==> flow/design.v <==
module color_proc
  # (parameter
      c_img_cols    = 160,  
      c_img_rows    = 120,  
      c_img_pxls    = c_img_cols * c_img_rows,
      c_nb_img_pxls = $clog2(c_img_pxls),  
      c_nb_cols     = $clog2(c_img_cols),
      c_nb_rows     = $clog2(c_img_rows),
      c_outframe_cols = 16,  
      c_outframe_rows = 8,   
      c_inframe_cols = c_img_cols-2*c_outframe_cols,  
      c_inframe_rows = c_img_rows-2*c_outframe_rows,  
      c_inframe_pxls = c_inframe_cols * c_inframe_rows,  
      c_nb_inframe_pxls = $clog2(c_inframe_pxls),  
      c_nb_inframe_cols = $clog2(c_inframe_cols),  
      c_hist_bins = 8,  
      c_nb_hist_bins = 3,  
      c_nb_hist_val = 11,  
      c_min_colorpixels = 128,   
    c_nb_buf_red   =  4,   
    c_nb_buf_green =  4,   
    c_nb_buf_blue  =  4,   
    c_nb_buf       =   c_nb_buf_red + c_nb_buf_green + c_nb_buf_blue
  )
  (
    input        rst,        
    input        clk,        
    input [2:0] rgbfilter,  
    input        new_frame_i,  
    input  [c_nb_buf-1:0]      orig_pxl,   
    output [c_nb_img_pxls-1:0] orig_addr,  
    output                     proc_we,   
    output [c_nb_buf-1:0]      proc_pxl,  
    output [c_nb_img_pxls-1:0] proc_addr,  
    output reg   new_frame_proc_o,  
    output reg [c_nb_inframe_pxls-1:0] colorpxls_o,
    output [c_nb_hist_val-1:0] colorpxls_bin0,
    output [c_nb_hist_val-1:0] colorpxls_bin1,
    output [c_nb_hist_val-1:0] colorpxls_bin2,
    output [c_nb_hist_val-1:0] colorpxls_bin3,
    output [c_nb_hist_val-1:0] colorpxls_bin4,
    output [c_nb_hist_val-1:0] colorpxls_bin5,
    output [c_nb_hist_val-1:0] colorpxls_bin6,
    output [c_nb_hist_val-1:0] colorpxls_bin7,
    output reg [c_nb_inframe_pxls-2:0] colorpxls_left_o,
    output reg [c_nb_inframe_pxls-2:0] colorpxls_rght_o,
    output reg [c_nb_inframe_pxls-2:0] colorpxls_bin012_o,
    output reg [c_nb_inframe_pxls-2:0] colorpxls_bin567_o,  
    output reg [c_nb_inframe_pxls-2:0] colorpxls_bin01_o,
    output reg [c_nb_inframe_pxls-2:0] colorpxls_bin67_o  
  );
  localparam c_msb_red = c_nb_buf-1;
  localparam c_msb_blu = c_nb_buf_blue-1;
  localparam c_msb_grn = c_msb_blu + c_nb_buf_green;
  reg [c_nb_img_pxls-1:0]  cnt_pxl;
  reg [c_nb_img_pxls-1:0]  cnt_pxl_proc;
  reg [c_nb_img_pxls-1:0]  cnt_pxl_proc_rg;  
  wire end_pxl_cnt;
  wire end_ln;
  wire inner_frame;  
  reg  inner_frame_rg;  
  wire [c_nb_buf_red-1:0]   red;
  wire [c_nb_buf_green-1:0] grn;
  wire [c_nb_buf_blue-1:0]  blu;
  wire [5:0] rgb222;
  reg    red_limit;
  reg    grn_limit;  
  reg    blu_limit;  
  reg    yel_limit;  
  reg    cya_limit;  
  reg    mag_limit;  
  reg    gra_limit;  
  reg    color_threshold;  
  wire    whi_limit;  
  wire red_gt_grn, red_gt_blu, grn_gt_blu;
  wire [c_nb_buf_red-1:0]  red_grn_absdif;
  wire [c_nb_buf_red-1:0]  red_blu_absdif;
  wire [c_nb_buf_green-1:0] grn_blu_absdif;
  localparam  [c_nb_buf_red-1:0] c_simil_limit = 2;  
  localparam  [c_nb_buf_red-1:0] c_vdif_limit = 7;  
  wire red_grn_simil, red_blu_simil, grn_blu_simil;
  wire red_grn_vdif, red_blu_vdif, grn_blu_vdif;
  localparam  C_BLACK_PXL = {c_nb_img_pxls{1'b0}};
  integer ind; 
  reg [c_nb_hist_val-1:0] histogram_tmp [c_hist_bins-1:0]; 
  reg [c_nb_hist_val-1:0] histogram     [c_hist_bins-1:0]; 
  reg [c_nb_inframe_pxls-1:0] colorpxls;
  reg [c_nb_inframe_pxls-2:0] colorpxls_left;
  reg [c_nb_inframe_pxls-2:0] colorpxls_rght;
  reg [c_nb_inframe_pxls-2:0] colorpxls_bin012;
  reg [c_nb_inframe_pxls-2:0] colorpxls_bin567;  
  reg [c_nb_inframe_pxls-2:0] colorpxls_bin01;
  reg [c_nb_inframe_pxls-2:0] colorpxls_bin67;  
  reg [c_nb_cols-1:0] col, col_rg;
  wire [c_nb_cols-1:0] col_inframe;
  wire [c_nb_hist_bins-1:0] hist_bin;
  reg  [c_nb_hist_bins-1:0] hist_bin_rg;  
  reg [c_nb_rows-1:0] row_num;
  reg       processing;  
  reg [c_nb_buf-1:0] orig_pxl_rg; 
  assign red = orig_pxl[c_msb_red:c_msb_grn+1];
  assign grn = orig_pxl[c_msb_grn:c_msb_blu+1];
  assign blu = orig_pxl[c_msb_blu:0];
  reg    proc_we_rg1, proc_we_rg2;
  always @ (posedge rst, posedge clk)
  begin
    if (rst) begin
      orig_pxl_rg     <= 0;
      inner_frame_rg  <= 1'b0;
      hist_bin_rg     <= 0;
      cnt_pxl_proc_rg <= 0;
      proc_we_rg2     <= 0;
    end
    else begin
      orig_pxl_rg    <= orig_pxl;
      inner_frame_rg <= inner_frame;
      hist_bin_rg    <= hist_bin;
      cnt_pxl_proc_rg <= cnt_pxl_proc;
      proc_we_rg2     <= proc_we_rg1;
    end
  end
  always @ (posedge rst, posedge clk)
  begin
    if (rst) begin
      cnt_pxl    <= 0;
      cnt_pxl_proc <= 0;
      processing <= 1'b0;    
      proc_we_rg1 <= 1'b0;    
    end
    else begin
      proc_we_rg1 <= processing;   
      if (processing) begin
        cnt_pxl_proc <= cnt_pxl;
        if (end_pxl_cnt) begin
          cnt_pxl <= 0;
          processing <= 1'b0;
        end
        else
          cnt_pxl <= cnt_pxl + 1'b1;
      end
      else begin  
        if (new_frame_i) begin
          processing <= 1'b1;
        end
      end
    end
  end
  assign end_pxl_cnt = (cnt_pxl == c_img_pxls-1) ? 1'b1 : 1'b0;
  assign orig_addr = cnt_pxl;
  assign proc_addr = cnt_pxl_proc_rg;
  assign end_ln = (col == c_img_cols-1)? 1'b1 : 1'b0;
  always @ (posedge clk, posedge rst) 
  begin
    if (rst) begin   
      row_num <=0;
    end 
    else begin
      if (processing) begin
        if (end_pxl_cnt) begin
          row_num <= 0;
        end
        else if (end_ln) begin
          row_num <= row_num +1'b1;
        end
      end
      else begin
        row_num <=0;
      end
    end 
  end
  always @ (posedge clk, posedge rst) 
  begin
    if (rst) begin   
      col <= 0;
    end 
    else begin
      if (processing) begin
        if (end_ln) begin
          col <= 0;
        end
        else begin
          col <= col +1'b1;
        end 
      end 
      else begin
        col <=0;
      end
    end
  end
  always @ (posedge clk, posedge rst)
  begin
    if (rst) begin
      col_rg <= 0;
    end
    else begin
      col_rg <= col;
    end
  end 
  assign inner_frame = (col_rg  >= c_outframe_cols  &&   
                        col_rg  <  c_img_cols-c_outframe_cols &&   
                        row_num >= c_outframe_rows &&    
                        row_num <  c_img_rows-c_outframe_rows)   
                     ? 1'b1 : 1'b0;
  assign rgb222 = {red[c_nb_buf_red-1:c_nb_buf_red-2],
                   grn[c_nb_buf_green-1:c_nb_buf_green-2],
                   blu[c_nb_buf_blue-1:c_nb_buf_blue-2]};
  assign red_gt_grn = (red > grn) ? 1'b1 : 1'b0;
  assign red_gt_blu = (red > blu) ? 1'b1 : 1'b0;
  assign grn_gt_blu = (grn > blu) ? 1'b1 : 1'b0;
  assign red_grn_absdif = red_gt_grn ? red - grn : grn - red;
  assign red_blu_absdif = red_gt_blu ? red - blu : blu - red;
  assign grn_blu_absdif = grn_gt_blu ? grn - blu : blu - grn;
  assign red_grn_simil = (red_grn_absdif <= c_simil_limit) ? 1'b1 : 1'b0;
  assign red_blu_simil = (red_blu_absdif <= c_simil_limit) ? 1'b1 : 1'b0;
  assign grn_blu_simil = (grn_blu_absdif <= c_simil_limit) ? 1'b1 : 1'b0;
  assign red_grn_vdif = (red_grn_absdif >= c_vdif_limit) ? 1'b1 : 1'b0;
  assign red_blu_vdif = (red_blu_absdif >= c_vdif_limit) ? 1'b1 : 1'b0;
  assign grn_blu_vdif = (grn_blu_absdif >= c_vdif_limit) ? 1'b1 : 1'b0;
  always @ (*)
  begin
    red_limit = 1'b0;
    grn_limit = 1'b0;
    blu_limit = 1'b0;
    yel_limit = 1'b0;
    cya_limit = 1'b0;
    mag_limit = 1'b0;
    gra_limit = 1'b0;
    if (red_gt_grn) begin               
      if (red_gt_blu) begin              
        if (grn_gt_blu) begin              
          if (red_grn_vdif) begin            
            red_limit = 1'b1;                 
          end
          else if (red_grn_simil) begin      
            if (red_blu_simil) begin         
              gra_limit = 1'b1;                 
            end
            else if (grn_blu_vdif) begin     
              yel_limit = 1'b1;                 
            end
          end
        end
        else begin                        
          if (red_blu_vdif) begin            
            red_limit = 1'b1;                 
          end
          else if (red_blu_simil) begin      
            if (red_grn_simil) begin         
              gra_limit = 1'b1;                 
            end
            else if (grn_blu_vdif) begin     
              mag_limit = 1'b1;                 
            end
          end
        end
      end
      else begin                          
        if (red_blu_vdif) begin             
          blu_limit = 1'b1;                   
        end
        else if (red_blu_simil) begin       
          if (grn_blu_simil) begin            
            gra_limit = 1'b1;                   
          end
          else if (red_grn_vdif) begin        
            mag_limit = 1'b1;                   
          end
        end
      end
    end
    else begin                          
      if (red_gt_blu) begin               
        if (red_grn_vdif) begin             
          grn_limit = 1'b1;                  
        end
        else if (red_grn_simil) begin     
          if (red_blu_vdif) begin          
            yel_limit = 1'b1;               
          end
          else if (grn_blu_simil) begin    
            gra_limit = 1'b1;                
          end
        end
      end
      else begin                          
        if (grn_gt_blu) begin               
          if (grn_blu_vdif) begin            
            grn_limit = 1'b1;                   
          end
          else if (grn_blu_simil) begin       
            if (red_blu_vdif) begin             
              cya_limit = 1'b1;                  
            end
            else if (red_grn_simil) begin       
              gra_limit = 1'b1;                   
            end
          end
        end
        else begin                        
          if (grn_blu_vdif) begin          
            blu_limit = 1'b1;                   
          end
          else if (grn_blu_simil) begin     
            if (red_blu_simil) begin         
              gra_limit = 1'b1;                   
            end
            else if (red_grn_vdif) begin     
              cya_limit = 1'b1;                  
            end
          end
        end
      end
    end
  end
  assign whi_limit = gra_limit &
                     red[c_nb_buf_red-1]   &
                     grn[c_nb_buf_green-1] &
                     blu[c_nb_buf_blue-1]  &
                     red[c_nb_buf_red-2]   &
                     grn[c_nb_buf_green-2] &
                     blu[c_nb_buf_blue-2];
  assign col_inframe = col_rg - c_outframe_cols;
  assign hist_bin = col_inframe[c_nb_inframe_cols-1:c_nb_inframe_cols-c_nb_hist_bins];   
  always @ (posedge clk, posedge rst) 
  begin
    if (rst) begin  
      for(ind=0;ind<c_hist_bins;ind=ind+1) begin
        histogram_tmp[ind] <=  0;  
      end
      colorpxls         <= 0;  
      colorpxls_left    <= 0;  
      colorpxls_rght    <= 0;  
      colorpxls_bin012 <= 0;
      colorpxls_bin567 <= 0; 
      colorpxls_bin01  <= 0; 
      colorpxls_bin67  <= 0; 
    end 
    else begin 
      if (end_pxl_cnt) begin
        for(ind=0;ind<c_hist_bins;ind=ind+1) begin
          histogram_tmp[ind]  <= 0;  
        end
        colorpxls         <= 0;  
        colorpxls_left    <= 0;  
        colorpxls_rght    <= 0;  
        colorpxls_bin012 <= 0;
        colorpxls_bin567 <= 0; 
        colorpxls_bin01  <= 0; 
        colorpxls_bin67  <= 0; 
      end
      else begin
        if (inner_frame_rg == 1'b1) begin
          if (color_threshold == 1'b1) begin  
            histogram_tmp[hist_bin_rg] <= histogram_tmp[hist_bin_rg] + 1'b1;
            colorpxls <= colorpxls + 1;
            case (hist_bin)
              3'd0: begin
                colorpxls_left   <= colorpxls_left   + 1'b1;  
                colorpxls_bin012 <= colorpxls_bin012 + 1'b1;  
                colorpxls_bin01  <= colorpxls_bin01  + 1'b1;  
              end
              3'd1: begin
                colorpxls_left   <= colorpxls_left   + 1'b1;  
                colorpxls_bin012 <= colorpxls_bin012 + 1'b1;  
                colorpxls_bin01  <= colorpxls_bin01  + 1'b1;  
              end
              3'd2: begin
                colorpxls_left   <= colorpxls_left   + 1'b1;  
                colorpxls_bin012 <= colorpxls_bin012 + 1'b1;  
              end
              3'd3: begin
                colorpxls_left   <= colorpxls_left + 1'b1;   
              end
              3'd4: begin
                colorpxls_rght   <= colorpxls_rght + 1'b1;   
              end
              3'd5: begin
                colorpxls_rght   <= colorpxls_rght  + 1'b1;   
                colorpxls_bin567 <= colorpxls_bin567 + 1'b1;  
              end
              3'd6: begin
                colorpxls_rght   <= colorpxls_rght   + 1'b1;  
                colorpxls_bin567 <= colorpxls_bin567 + 1'b1;  
                colorpxls_bin67  <= colorpxls_bin67  + 1'b1;  
              end
              3'd7: begin
                colorpxls_rght   <= colorpxls_rght   + 1'b1;  
                colorpxls_bin567 <= colorpxls_bin567 + 1'b1;  
                colorpxls_bin67  <= colorpxls_bin67  + 1'b1;  
              end
            endcase
          end
        end
      end
    end
  end
  always @ (posedge clk, posedge rst) 
  begin
    if (rst) begin
      new_frame_proc_o   <= 1'b0;
      for(ind=0;ind<c_hist_bins;ind=ind+1) begin
        histogram[ind] <= 0;  
      end     
      colorpxls_o        <= 0;
      colorpxls_left_o   <= 0;
      colorpxls_rght_o   <= 0;
      colorpxls_bin012_o <= 0;
      colorpxls_bin567_o <= 0;
      colorpxls_bin01_o  <= 0;
      colorpxls_bin67_o  <= 0;
    end
    else if (end_pxl_cnt) begin
      new_frame_proc_o   <= 1'b1;
      for(ind=0;ind<c_hist_bins;ind=ind+1) begin
        histogram[ind] <= histogram_tmp[ind];
      end   
      colorpxls_o        <= colorpxls;
      colorpxls_left_o   <= colorpxls_left;
      colorpxls_rght_o   <= colorpxls_rght;
      colorpxls_bin012_o <= colorpxls_bin012;
      colorpxls_bin567_o <= colorpxls_bin567;
      colorpxls_bin01_o  <= colorpxls_bin01;
      colorpxls_bin67_o  <= colorpxls_bin67;
    end
    else
      new_frame_proc_o  <= 1'b0;
  end
  assign colorpxls_bin0 = histogram[0];
  assign colorpxls_bin1 = histogram[1];
  assign colorpxls_bin2 = histogram[2];
  assign colorpxls_bin3 = histogram[3];
  assign colorpxls_bin4 = histogram[4];
  assign colorpxls_bin5 = histogram[5];
  assign colorpxls_bin6 = histogram[6];
  assign colorpxls_bin7 = histogram[7];
  assign proc_pxl = color_threshold ? orig_pxl_rg : C_BLACK_PXL;
  assign proc_we  = proc_we_rg2;
  always @ (posedge clk)  
  begin
    color_threshold <= 1'b1;
    case (rgbfilter)
      3'b000:  
        color_threshold <= 1'b1;
      3'b100: begin  
        color_threshold <= red_limit;
      end
      3'b010: begin  
        color_threshold <= grn_limit;
      end
      3'b001: begin  
        color_threshold <= blu_limit;
      end
      3'b110: begin  
        color_threshold <= yel_limit;
      end
      3'b101: begin  
        color_threshold <= mag_limit;
      end
      3'b011: begin  
        color_threshold <= cya_limit;
      end
      3'b111: begin  
        color_threshold <= whi_limit;
      end
    endcase
  end
endmodule
module centroid
  # (parameter
      c_img_cols    = 160,  
      c_img_rows    = 120,  
      c_img_pxls    = c_img_cols * c_img_rows,
      c_nb_img_pxls = $clog2(c_img_pxls),  
      c_nb_cols     = $clog2(c_img_cols),
      c_nb_rows     = $clog2(c_img_rows),
      c_inframe_cols = 128,  
      c_inframe_rows = 104,  
      c_inframe_pxls = c_inframe_cols * c_inframe_rows,  
      c_nb_inframe_pxls = $clog2(c_inframe_pxls),  
      c_hist_bins = 8,  
      c_nb_hist_bins = $clog2(c_hist_bins),  
      c_nb_hist_val = $clog2(c_inframe_rows *(c_inframe_cols/c_hist_bins)), 
      c_nb_centroid = 8,
      c_nb_prox  = 3,
      c_min_colorpxls = 128  
  )
  (
    input        rst,        
    input        clk,        
    input        new_frame_proc_i,  
    input [c_nb_inframe_pxls-1:0] colorpxls_i,
    input [c_nb_hist_val-1:0] colorpxls_bin0_i,
    input [c_nb_hist_val-1:0] colorpxls_bin7_i,
    input [c_nb_inframe_pxls-2:0] colorpxls_left_i,
    input [c_nb_inframe_pxls-2:0] colorpxls_rght_i,
    input [c_nb_inframe_pxls-2:0] colorpxls_bin012_i,  
    input [c_nb_inframe_pxls-2:0] colorpxls_bin567_i,  
    input [c_nb_inframe_pxls-2:0] colorpxls_bin01_i,  
    input [c_nb_inframe_pxls-2:0] colorpxls_bin67_i,  
    output reg [c_nb_centroid-1:0] centroid_o,
    output reg new_centroid_o,      
    output reg [c_nb_prox-1:0] proximity_o   
  );
  wire [c_nb_inframe_pxls-2:0] colorpxls_half;
  wire [c_nb_inframe_pxls-2:0] colorpxls_div;
  reg [c_nb_centroid-1:0] centroid_tmp;
  reg [c_nb_prox-1:0]     proximity_tmp;    
  wire left;
  wire [c_nb_inframe_pxls-2:0] absdif_lft_rght;
  assign left = (colorpxls_left_i > colorpxls_rght_i) ? 1'b1 : 1'b0;
  assign absdif_lft_rght = (left == 1'b1) ? (colorpxls_left_i - colorpxls_rght_i) :
                                            (colorpxls_rght_i - colorpxls_left_i);
  assign colorpxls_half = colorpxls_i[c_nb_inframe_pxls-1:1];
  assign colorpxls_div = {3'b0 , colorpxls_i[c_nb_inframe_pxls-1:4]};
  always @(*) 
  begin
    centroid_tmp = 0;  
    if (colorpxls_i <= c_min_colorpxls)  
      centroid_tmp = 0;
    else if (absdif_lft_rght < colorpxls_div)   
      centroid_tmp[4:3] = 2'b11;  
    else if (left) begin  
      if (colorpxls_bin0_i >= colorpxls_half) 
        centroid_tmp[0] = 1'b1;  
      else if (colorpxls_bin01_i >= colorpxls_half) 
        centroid_tmp[1] = 1'b1;  
      else if (colorpxls_bin012_i >= colorpxls_half) 
        centroid_tmp[2] = 1'b1;  
      else  
        centroid_tmp[3] = 1'b1;  
    end
    else begin  
      if (colorpxls_bin7_i >= colorpxls_half) 
        centroid_tmp[7] = 1'b1;  
      else if (colorpxls_bin67_i >= colorpxls_half) 
        centroid_tmp[6] = 1'b1;  
      else if (colorpxls_bin567_i >= colorpxls_half) 
        centroid_tmp[5] = 1'b1;  
      else  
        centroid_tmp[4] = 1'b1;  
    end
  end
  always @(*)
  begin
    if (colorpxls_i[c_nb_inframe_pxls-1] == 1'b1) begin  
        proximity_tmp = 3'd7; 
    end
    else if (colorpxls_i[c_nb_inframe_pxls-2] == 1'b1) begin  
      if (colorpxls_i[c_nb_inframe_pxls-3] == 1'b1) begin  
        proximity_tmp = 3'd7;   
      end
      else
        proximity_tmp = 3'd6;   
    end
    else if (colorpxls_i[c_nb_inframe_pxls-3] == 1'b1) begin  
      proximity_tmp = 3'd5;   
    end
    else if (colorpxls_i[c_nb_inframe_pxls-4] == 1'b1) begin  
      proximity_tmp = 3'd4;   
    end
    else if (colorpxls_i[c_nb_inframe_pxls-5] == 1'b1) begin  
      proximity_tmp = 3'd3;   
    end
    else if (colorpxls_i[c_nb_inframe_pxls-6] == 1'b1) begin  
      proximity_tmp = 3'd2;   
    end
    else if (colorpxls_i[c_nb_inframe_pxls-7] == 1'b1) begin  
      proximity_tmp = 3'd1;   
    end
    else
      proximity_tmp = 3'd0;   
  end
  always @ (posedge clk, posedge rst) 
  begin
    if (rst) begin
      new_centroid_o <= 1'b0;
      centroid_o <= 0; 
      proximity_o <= 0;
    end
    else begin
      new_centroid_o <= new_frame_proc_i;
      if (new_frame_proc_i == 1'b1) begin
        centroid_o <= centroid_tmp; 
        proximity_o <= proximity_tmp;
      end
    end
  end
endmodule
module color_centroid
  (
    input         clk,
    input         rst,           
    input  [2:0]  rgbfilter,     
    input         new_frame_i,   
    output [14:0] orig_addr,
    input  [11:0] orig_pxl,
    output        proc_we,
    output [14:0] proc_addr,
    output [11:0] proc_pxl,
    output [7:0]  centroid,
    output        new_centroid,
    output [2:0]  proximity
  );
  localparam c_img_cols      = 160;
  localparam c_img_rows      = 120;
  localparam c_img_pxls      = c_img_cols * c_img_rows;
  localparam c_nb_img_cols   = 8;
  localparam c_nb_img_rows   = 7;
  localparam c_nb_img_pxls   = 15;
  localparam c_outframe_cols = 16;
  localparam c_outframe_rows = 8;
  localparam c_inframe_cols  = c_img_cols-2*c_outframe_cols;  
  localparam c_inframe_rows  = c_img_rows-2*c_outframe_rows;  
  localparam c_inframe_pxls  = c_inframe_cols * c_inframe_rows;  
  localparam c_nb_inframe_pxls = 14;
  localparam c_hist_bins     = 8;
  localparam c_nb_hist_bins  = 3;
  localparam c_nb_hist_val   = 11;
  localparam c_nb_centroid   = 8;
  localparam c_nb_prox       = 3;
  localparam c_nb_buf_red    = 4;
  localparam c_nb_buf_green  = 4;
  localparam c_nb_buf_blue   = 4;
  localparam c_nb_buf        = 12;
  wire [c_nb_hist_val-1:0] colorpxls_bin0;
  wire [c_nb_hist_val-1:0] colorpxls_bin7;
  wire [c_nb_inframe_pxls-1:0] colorpxls;
  wire [c_nb_inframe_pxls-2:0] colorpxls_left;
  wire [c_nb_inframe_pxls-2:0] colorpxls_rght;
  wire [c_nb_inframe_pxls-2:0] colorpxls_bin012;
  wire [c_nb_inframe_pxls-2:0] colorpxls_bin567;
  wire [c_nb_inframe_pxls-2:0] colorpxls_bin01;
  wire [c_nb_inframe_pxls-2:0] colorpxls_bin67;
  wire new_frame_proc;
  color_proc
    #(
      .c_img_cols     (c_img_cols),
      .c_img_rows     (c_img_rows),
      .c_img_pxls     (c_img_pxls),
      .c_nb_cols      (c_nb_img_cols),
      .c_nb_rows      (c_nb_img_rows),
      .c_nb_img_pxls  (c_nb_img_pxls),
      .c_outframe_cols(c_outframe_cols),
      .c_outframe_rows(c_outframe_rows),
      .c_inframe_cols (c_inframe_cols),
      .c_inframe_rows (c_inframe_rows),
      .c_inframe_pxls (c_inframe_pxls),
      .c_hist_bins    (c_hist_bins),
      .c_nb_hist_val  (c_nb_hist_val),
      .c_nb_buf_red   (c_nb_buf_red),
      .c_nb_buf_green (c_nb_buf_green),
      .c_nb_buf_blue  (c_nb_buf_blue),
      .c_nb_buf       (c_nb_buf)
    )
    color_filter
    (
      .rst        (rst),
      .clk        (clk),
      .rgbfilter  (rgbfilter),
      .new_frame_i(new_frame_i),
      .orig_addr  (orig_addr),
      .orig_pxl   (orig_pxl),
      .proc_we    (proc_we),
      .proc_addr  (proc_addr),
      .proc_pxl   (proc_pxl),
      .new_frame_proc_o (new_frame_proc),
      .colorpxls_o    (colorpxls),
      .colorpxls_bin0 (colorpxls_bin0),
      .colorpxls_bin1 (),
      .colorpxls_bin2 (),
      .colorpxls_bin3 (),
      .colorpxls_bin4 (),
      .colorpxls_bin5 (),
      .colorpxls_bin6 (),
      .colorpxls_bin7 (colorpxls_bin7),
      .colorpxls_left_o   (colorpxls_left),
      .colorpxls_rght_o   (colorpxls_rght),
      .colorpxls_bin012_o (colorpxls_bin012),
      .colorpxls_bin567_o (colorpxls_bin567),
      .colorpxls_bin01_o  (colorpxls_bin01),
      .colorpxls_bin67_o  (colorpxls_bin67)
    );
  centroid
    #(
      .c_img_cols     (c_img_cols),
      .c_img_rows     (c_img_rows),
      .c_img_pxls     (c_img_pxls),
      .c_nb_cols      (c_nb_img_cols),
      .c_nb_rows      (c_nb_img_rows),
      .c_nb_img_pxls  (c_nb_img_pxls),
      .c_inframe_cols (c_inframe_cols),
      .c_inframe_rows (c_inframe_rows),
      .c_inframe_pxls (c_inframe_pxls),
      .c_hist_bins    (c_hist_bins),
      .c_nb_hist_bins (c_nb_hist_bins),
      .c_nb_hist_val  (c_nb_hist_val),
      .c_nb_centroid  (c_nb_centroid),
      .c_nb_prox      (c_nb_prox),
      .c_min_colorpxls(128)
    )
    centroid_calc
    (
      .rst              (rst),
      .clk              (clk),
      .new_frame_proc_i (new_frame_proc),
      .colorpxls_i      (colorpxls),
      .colorpxls_bin0_i (colorpxls_bin0),
      .colorpxls_bin7_i (colorpxls_bin7),
      .colorpxls_left_i  (colorpxls_left),
      .colorpxls_rght_i  (colorpxls_rght),
      .colorpxls_bin012_i(colorpxls_bin012),
      .colorpxls_bin567_i(colorpxls_bin567),
      .colorpxls_bin01_i (colorpxls_bin01),
      .colorpxls_bin67_i (colorpxls_bin67),
      .centroid_o     (centroid),
      .new_centroid_o (new_centroid),
      .proximity_o    (proximity)
    );
endmodule
Step by step through the tools: color_centroid --
Tool output for the design above before and after an edit, in the order of the flow. "before" refers to lines of the RTL above, "after" to lines of the edited file. "change" is "after" less "before", of the values as shown. Operators carry their Yosys type and port widths (W data, S select, Z words). Library cell names are shortened. The mark - stands for no value.
Design: design top color_centroid, clock port clk, cell library sky130hd, library corner tt_025C_1v80

Diff --
Unified diff, file above to edited file. The edited RTL no longer does the same as the RTL above: the edit was made by script, with no optimisation intended.
begin of diff
@@ -533,5 +533,5 @@
       if (colorpxls_bin7_i >= colorpxls_half) 
         centroid_tmp[7] = 1'b1;  
-      else if (colorpxls_bin67_i >= colorpxls_half) 
+      else if (colorpxls_bin67_i == colorpxls_half) 
         centroid_tmp[6] = 1'b1;  
       else if (colorpxls_bin567_i >= colorpxls_half) 
end of diff

Elaborated design --
Yosys after proc, flatten, opt, wreduce and memory -nomap, before mapping. Print and check cells are not counted. Equal cells are merged and count once.
Word-level totals:
- register bits | before 395, after 395, change 0
- bits in latches | before 0, after 0, change 0
- RAM bits | before 0, after 0, change 0
- ROM bits | before 0, after 0, change 0
- word width x clocked read ports | before 0, after 0, change 0
- memories | before 0, after 0, change 0
- output and inout port bits | before 55, after 55, change 0
Cells by class:
- add/sub/neg operators | before 20, after 20, change 0
- multiply operators | before 0, after 0, change 0
- div/mod/pow operators | before 0, after 0, change 0
- magnitude comparators | before 22, after 21, change -1
- eq/ne operators | before 24, after 25, change +1
- shift operators | before 0, after 0, change 0
- multiplexer cells | before 179, after 179, change 0
- bitwise logic cells | before 6, after 6, change 0
- reduce/logical cells | before 43, after 43, change 0
Operators by type and width:
- $ge A13 B13 Y1 | before 4, after 3, change -1
- $eq A13 B13 Y1 | before 0, after 1, change +1
- $mux W1 | before 88, after 88, change 0
- $mux W11 | before 35, after 35, change 0
- $mux W13 | before 25, after 25, change 0
- $reduce_bool A2 Y1 | before 16, after 16, change 0
- $reduce_and A3 Y1 | before 14, after 14, change 0
- $eq A3 B3 Y1 const B | before 12, after 12, change 0
- $mux W3 | before 10, after 10, change 0
- $add A13 B1 Y13 const B | before 6, after 6, change 0
- $and A1 B1 Y1 | before 6, after 6, change 0
- $eq A3 B2 Y1 const B | before 6, after 6, change 0
- $sub A4 B4 Y4 | before 6, after 6, change 0
- $mux W4 | before 5, after 5, change 0
- $eq A3 B1 Y1 const B | before 3, after 3, change 0
- $ge A4 B3 Y1 const B | before 3, after 3, change 0
- $gt A4 B4 Y1 | before 3, after 3, change 0
- $le A4 B2 Y1 const B | before 3, after 3, change 0
- $logic_and A1 B1 Y1 | before 3, after 3, change 0
- $logic_not A3 Y1 | before 3, after 3, change 0
- $mux W14 | before 3, after 3, change 0
- $mux W2 | before 3, after 3, change 0
- $mux W7 | before 3, after 3, change 0
- $mux W8 | before 3, after 3, change 0
- $ge A11 B13 Y1 | before 2, after 2, change 0
- $reduce_or A2 Y1 | before 2, after 2, change 0
- $reduce_or A3 Y1 | before 2, after 2, change 0
- $reduce_or A4 Y1 | before 2, after 2, change 0
Not every row of either side is listed.

Longest topological paths --
Yosys ltp: most cells in a row. Word level: on the elaborated netlist, between registers, memories and ports. Mapped: between sequential cells and ports; inverters and the memories' decode and read muxes count.
Logic depth:
- depth after elaboration | before 19, after 19, change 0
- ABC_AREA | before 0, after 0
- mapped depth | before 23, after 19, change -4
- gate-level depth less buffers | before 20, after 19, change -1

Synthesis result --
The flow's flattened synthesis, as Yosys stat reports it; memories are mapped. The netlist is that of the ABC_AREA named above (0 if unset); the other value can give another one.
Cells by type:
- nand2_1 | before 377, after 409, change +32
- mux2_2 | before 59, after 32, change -27
- clkbuf_1 | before 39, after 65, change +26
- o31ai_1 | before 7, after 29, change +22
- nand3b_1 | before 4, after 19, change +15
- a21oi_1 | before 108, after 94, change -14
- ha_1 | before 147, after 134, change -13
- buf_2 | before 29, after 16, change -13
- nor2_1 | before 167, after 178, change +11
- xor2_1 | before 72, after 83, change +11
- a21o_1 | before 30, after 23, change -7
- and3_1 | before 32, after 26, change -6
- or3_1 | before 22, after 16, change -6
- nor3_1 | before 17, after 23, change +6
- a22oi_1 | before 6, after 0, change -6
- o21ai_1 | before 6, after 0, change -6
- o21ai_0 | before 148, after 143, change -5
- inv_1 | before 91, after 96, change +5
Not every row of either side is listed.
Synthesis totals:
- cell count | before 2155, after 2205, change +50
- mapped area (mm²) | before 0.0210039, after 0.0209714, change -0.0000325
- flip-flop cells | before 395, after 395, change 0
The figures by module come from a second, unflattened synthesis with its own total; it is not the netlist above.
Second synthesis, totals:
- cells (unflattened synthesis) | before 2541, after 2492, change -49
- area total of the unflattened synthesis (mm²) | before 0.0238854, after 0.0233499, change -0.0005355
Rows give one instance, submodules left out.
By module, before:
- color_proc | instances 1, cells 2092, area 0.0201443 mm²
- centroid | instances 1, cells 449, area 0.0037411 mm²
- color_centroid | instances 1, cells 0, area 0 mm²
By module, after:
- color_proc | instances 1, cells 2055, area 0.0198052 mm²
- centroid | instances 1, cells 437, area 0.0035446 mm²
- color_centroid | instances 1, cells 0, area 0 mm²

Worst setup path after synthesis --
Source: OpenSTA report_checks on the synthesized netlist (no wires, ideal clock, input and output delay 20% of the period each), path of least setup slack; recovery checks are left aside. Register names are those of the netlist, which keeps one name where synthesis merged equal registers.
Path after synthesis:
- kind | before input -> register, after input -> register
- from | before in orig_pxl[4], after in orig_pxl[8]
- to | before reg color_filter.color_threshold, after reg color_filter.color_threshold
- clock period (ps) | before 10000, after 10000, change 0
- input delay (ps) | before 2000, after 2000, change 0
- library setup time (ps) | before 60, after 131, change +71
- launch time at the first pin (ps) | before 2000, after 2000, change 0
- arrival (ps) | before 4482, after 4303, change -179
- setup slack (ps) | before 5458, after 5565, change +107
- path delay (ps) | before 2542, after 2434, change -108
- stages on the path | before 13, after 12, change -1
- synthesis period reached (ps) | before 4542, after 4435, change -107
"path delay" = arrival - input delay + setup time. "stages on the path": output pins that drive a net of the path, with the launching flip-flop's if there is one; two outputs of one cell count as two. "synthesis period reached" = period - worst setup slack (recovery checks aside). The figure is calculated, with input and output delays left at 20% of the set period. The rows between start and end are the longest chain of elaborated cells between them; the timing report does not say that the signal goes this way. Where chains are equally long, one stands for them. Each line given opens the expression or statement behind the cell; cells for indexed reads and writes are added by Yosys, which also makes memories of some case tables. At most two assigning lines are given for a register; there are more.
On the way, after synthesis, before: path through inv_1 > ha_1 > inv_1 > fa_1 > and3_4 > o21ai_4 > a211oi_1 > or3_1 > a31o_1 > nor4b_2 > o21ai_1 > a2111oi_2 > a311o_1, cells in the longest elaborated chain 19, elaborated cells on any way between the ends 83
RTL lines, path after synthesis, before:
- from (decl) | RTL line 596 | input  [11:0] orig_pxl,
- $gt A4 B4 Y1 | RTL line 207 | assign red_gt_grn = (red > grn) ? 1'b1 : 1'b0;
- $mux W1 | RTL line 207
- $mux W4 | RTL line 210 | assign red_grn_absdif = red_gt_grn ? red - grn : grn - red;
- $le A4 B2 Y1 | RTL line 213 | assign red_grn_simil = (red_grn_absdif <= c_simil_limit) ? 1'b1 : 1'b0;
- $mux W1 | RTL line 213
- $mux W1 | RTL line 294 | else if (red_grn_simil) begin
- $mux W1 | RTL line 291 | if (red_blu_vdif) begin
- $mux W1 | RTL line 290 | else if (grn_blu_simil) begin
- $mux W1 | RTL line 287 | if (grn_blu_vdif) begin
- $mux W1 | RTL line 286 | if (grn_gt_blu) begin
- $mux W1 | RTL line 272 | if (red_gt_blu) begin
- $mux W1 | RTL line 228 | if (red_gt_grn) begin
- $and A1 B1 Y1 x6 | RTL line 315 | assign whi_limit = gra_limit &
- $pmux W1 S8 | RTL line 441 | case (rgbfilter)
- to (assign) | RTL line 445 | color_threshold <= red_limit;
- to (assign) | RTL line 448 | color_threshold <= grn_limit;
- to (decl) | RTL line 73 | reg    color_threshold;
On the way, after synthesis, after: path through inv_1 > ha_1 > inv_1 > fa_1 > nand3_1 > a21oi_2 > a211o_1 > and3b_4 > or4_4 > a32oi_1 > a2111o_1 > nand4_1, cells in the longest elaborated chain 19, elaborated cells on any way between the ends 82
RTL lines, path after synthesis, after:
- from (decl) | RTL line 596 | input  [11:0] orig_pxl,
- $gt A4 B4 Y1 | RTL line 207 | assign red_gt_grn = (red > grn) ? 1'b1 : 1'b0;
- $mux W1 | RTL line 207
- $mux W4 | RTL line 210 | assign red_grn_absdif = red_gt_grn ? red - grn : grn - red;
- $le A4 B2 Y1 | RTL line 213 | assign red_grn_simil = (red_grn_absdif <= c_simil_limit) ? 1'b1 : 1'b0;
- $mux W1 | RTL line 213
- $mux W1 | RTL line 294 | else if (red_grn_simil) begin
- $mux W1 | RTL line 291 | if (red_blu_vdif) begin
- $mux W1 | RTL line 290 | else if (grn_blu_simil) begin
- $mux W1 | RTL line 287 | if (grn_blu_vdif) begin
- $mux W1 | RTL line 286 | if (grn_gt_blu) begin
- $mux W1 | RTL line 272 | if (red_gt_blu) begin
- $mux W1 | RTL line 228 | if (red_gt_grn) begin
- $and A1 B1 Y1 x6 | RTL line 315 | assign whi_limit = gra_limit &
- $pmux W1 S8 | RTL line 441 | case (rgbfilter)
- to (assign) | RTL line 445 | color_threshold <= red_limit;
- to (assign) | RTL line 448 | color_threshold <= grn_limit;
- to (decl) | RTL line 73 | reg    color_threshold;

Timing after layout --
Path of least setup slack in the final report of the runs of pair 1 (OpenROAD, finished layout, wires in). Where an end is a register, its clock arrival counts in the times. The report prints the path's times to 10 ps; the period is as set.
Path after layout:
- kind | before register -> register, after input -> register
- from | before reg color_filter.colorpxls_rght_o[1], after in orig_pxl[1]
- to | before reg centroid_calc.centroid_o[7], after reg color_filter.color_threshold
- clock period (ps) | before 10000, after 10000, change 0
- input delay (ps) | after 2000
- library setup time (ps) | before 130, after 60, change -70
- launch time at the first pin (ps) | before 580, after 2000, change +1420
- arrival (ps) | before 5650, after 5490, change -160
- setup slack (ps) | before 4810, after 5030, change +220
- stages on the path | before 21, after 11, change -10
The rows between start and end are the longest chain of elaborated cells between them; the timing report does not say that the signal goes this way. Where chains are equally long, one stands for them. At most two assigning lines are given for a register; there are more.
On the way, after layout, before: path through dfrtp_1 > inv_1 > ha_1 > nor2b_1 > o21ai_1 > a211oi_2 > nor4b_2 > or2_1 > mux2_2 > a21oi_1 > o21ai_0 > xor2_1 > ha_1 > a21o_1 > a211oi_1 > a21oi_1 > nor3_1 > o21bai_1 > nor3b_1 > o211a_4 > o32ai_2, cells in the longest elaborated chain 6, elaborated cells on any way between the ends 9, RTL lines with such cells 6
RTL lines, path after layout, before:
- from (decl) | RTL line 46 | output reg [c_nb_inframe_pxls-2:0] colorpxls_rght_o,
- from (assign) | RTL line 406 | colorpxls_rght_o   <= 0;
- from (assign) | RTL line 419 | colorpxls_rght_o   <= colorpxls_rght;
- $gt A13 B13 Y1 | RTL line 510 | assign left = (colorpxls_left_i > colorpxls_rght_i) ? 1'b1 : 1'b0;
- $mux W1 | RTL line 510
- $mux W13 | RTL line 511 | assign absdif_lft_rght = (left == 1'b1) ? (colorpxls_left_i - colorpxls_rght_i) :
- $lt A13 B10 Y1 | RTL line 520 | else if (absdif_lft_rght < colorpxls_div)
- $mux W3 | RTL line 520
- $mux W8 | RTL line 518 | if (colorpxls_i <= c_min_colorpxls)
- to (assign) | RTL line 577 | centroid_o <= 0;
- to (assign) | RTL line 583 | centroid_o <= centroid_tmp;
- to (decl) | RTL line 500 | output reg [c_nb_centroid-1:0] centroid_o,
On the way, after layout, after: path through clkdlybuf4s50_1 > inv_1 > fa_1 > and3_1 > o21ai_0 > mux2i_1 > xor2_1 > nand4_1 > a2111oi_0 > o2111ai_1 > nand4_1, cells in the longest elaborated chain 18, elaborated cells on any way between the ends 84
RTL lines, path after layout, after:
- from (decl) | RTL line 596 | input  [11:0] orig_pxl,
- $gt A4 B4 Y1 | RTL line 208 | assign red_gt_blu = (red > blu) ? 1'b1 : 1'b0;
- $mux W1 | RTL line 208
- $mux W4 | RTL line 211 | assign red_blu_absdif = red_gt_blu ? red - blu : blu - red;
- $le A4 B2 Y1 | RTL line 214 | assign red_blu_simil = (red_blu_absdif <= c_simil_limit) ? 1'b1 : 1'b0;
- $mux W1 | RTL line 214
- $mux W1 | RTL line 304 | if (red_blu_simil) begin
- $mux W1 | RTL line 303 | else if (grn_blu_simil) begin
- $mux W1 | RTL line 300 | if (grn_blu_vdif) begin
- $mux W1 | RTL line 286 | if (grn_gt_blu) begin
- $mux W1 | RTL line 272 | if (red_gt_blu) begin
- $mux W1 | RTL line 228 | if (red_gt_grn) begin
- $and A1 B1 Y1 x6 | RTL line 315 | assign whi_limit = gra_limit &
- $pmux W1 S8 | RTL line 441 | case (rgbfilter)
- to (assign) | RTL line 445 | color_threshold <= red_limit;
- to (assign) | RTL line 448 | color_threshold <= grn_limit;
- to (decl) | RTL line 73 | reg    color_threshold;

Layout results --
Runs of the flow (Yosys, OpenROAD) on both versions; the two runs of a pair have the same settings. The constraints put input and output delay at 20% of the set period each and load the outputs with 0.01 pF.
Flow settings, pair 1: period_ns 10.0, CAP_MARGIN 20, CORE_MARGIN 2, CORE_UTILIZATION 40, SLEW_MARGIN 20
Results, pair 1:
- area of the synthesized netlist (mm²) | before 0.0210039, after 0.0209714, change -0.0000325
- die outline area (mm²) | before 0.0543589, after 0.054275, change -0.0000839
- std-cell area (final layout) (mm²) | before 0.0239442, after 0.0238879, change -0.0000563
- setup slack of the worst path (ps) | before 4807, after 5028, change +221
- sum of negative setup slack (ps) | before 0, after 0, change 0
- smallest hold slack (ps) | before 352, after 351, change -1
- overall power (µW) | before 4083, after 4181, change +98
Flow settings, pair 2: CORE_ASPECT_RATIO 0.68, CORE_UTILIZATION 27, MIN_ROUTING_LAYER met1, SETUP_SLACK_MARGIN 0.59, SLEW_MARGIN 40, period_ns 3.12, CAP_MARGIN 20, CORE_MARGIN 2
Results, pair 2:
- area of the synthesized netlist (mm²) | before 0.0210039, after 0.0209714, change -0.0000325
- die outline area (mm²) | before 0.0800801, after 0.0799594, change -0.0001207
- std-cell area (final layout) (mm²) | before 0.0274551, after 0.0282308, change +0.0007757
- setup slack of the worst path (ps) | before -709, after -496, change +213
- sum of negative setup slack (ps) | before -5115, after -3749, change +1366
- smallest hold slack (ps) | before 225, after 316, change +91
- overall power (µW) | before 14269, after 14639, change +370
"overall power": no workload was simulated; the value follows from the tool's default switching activity.
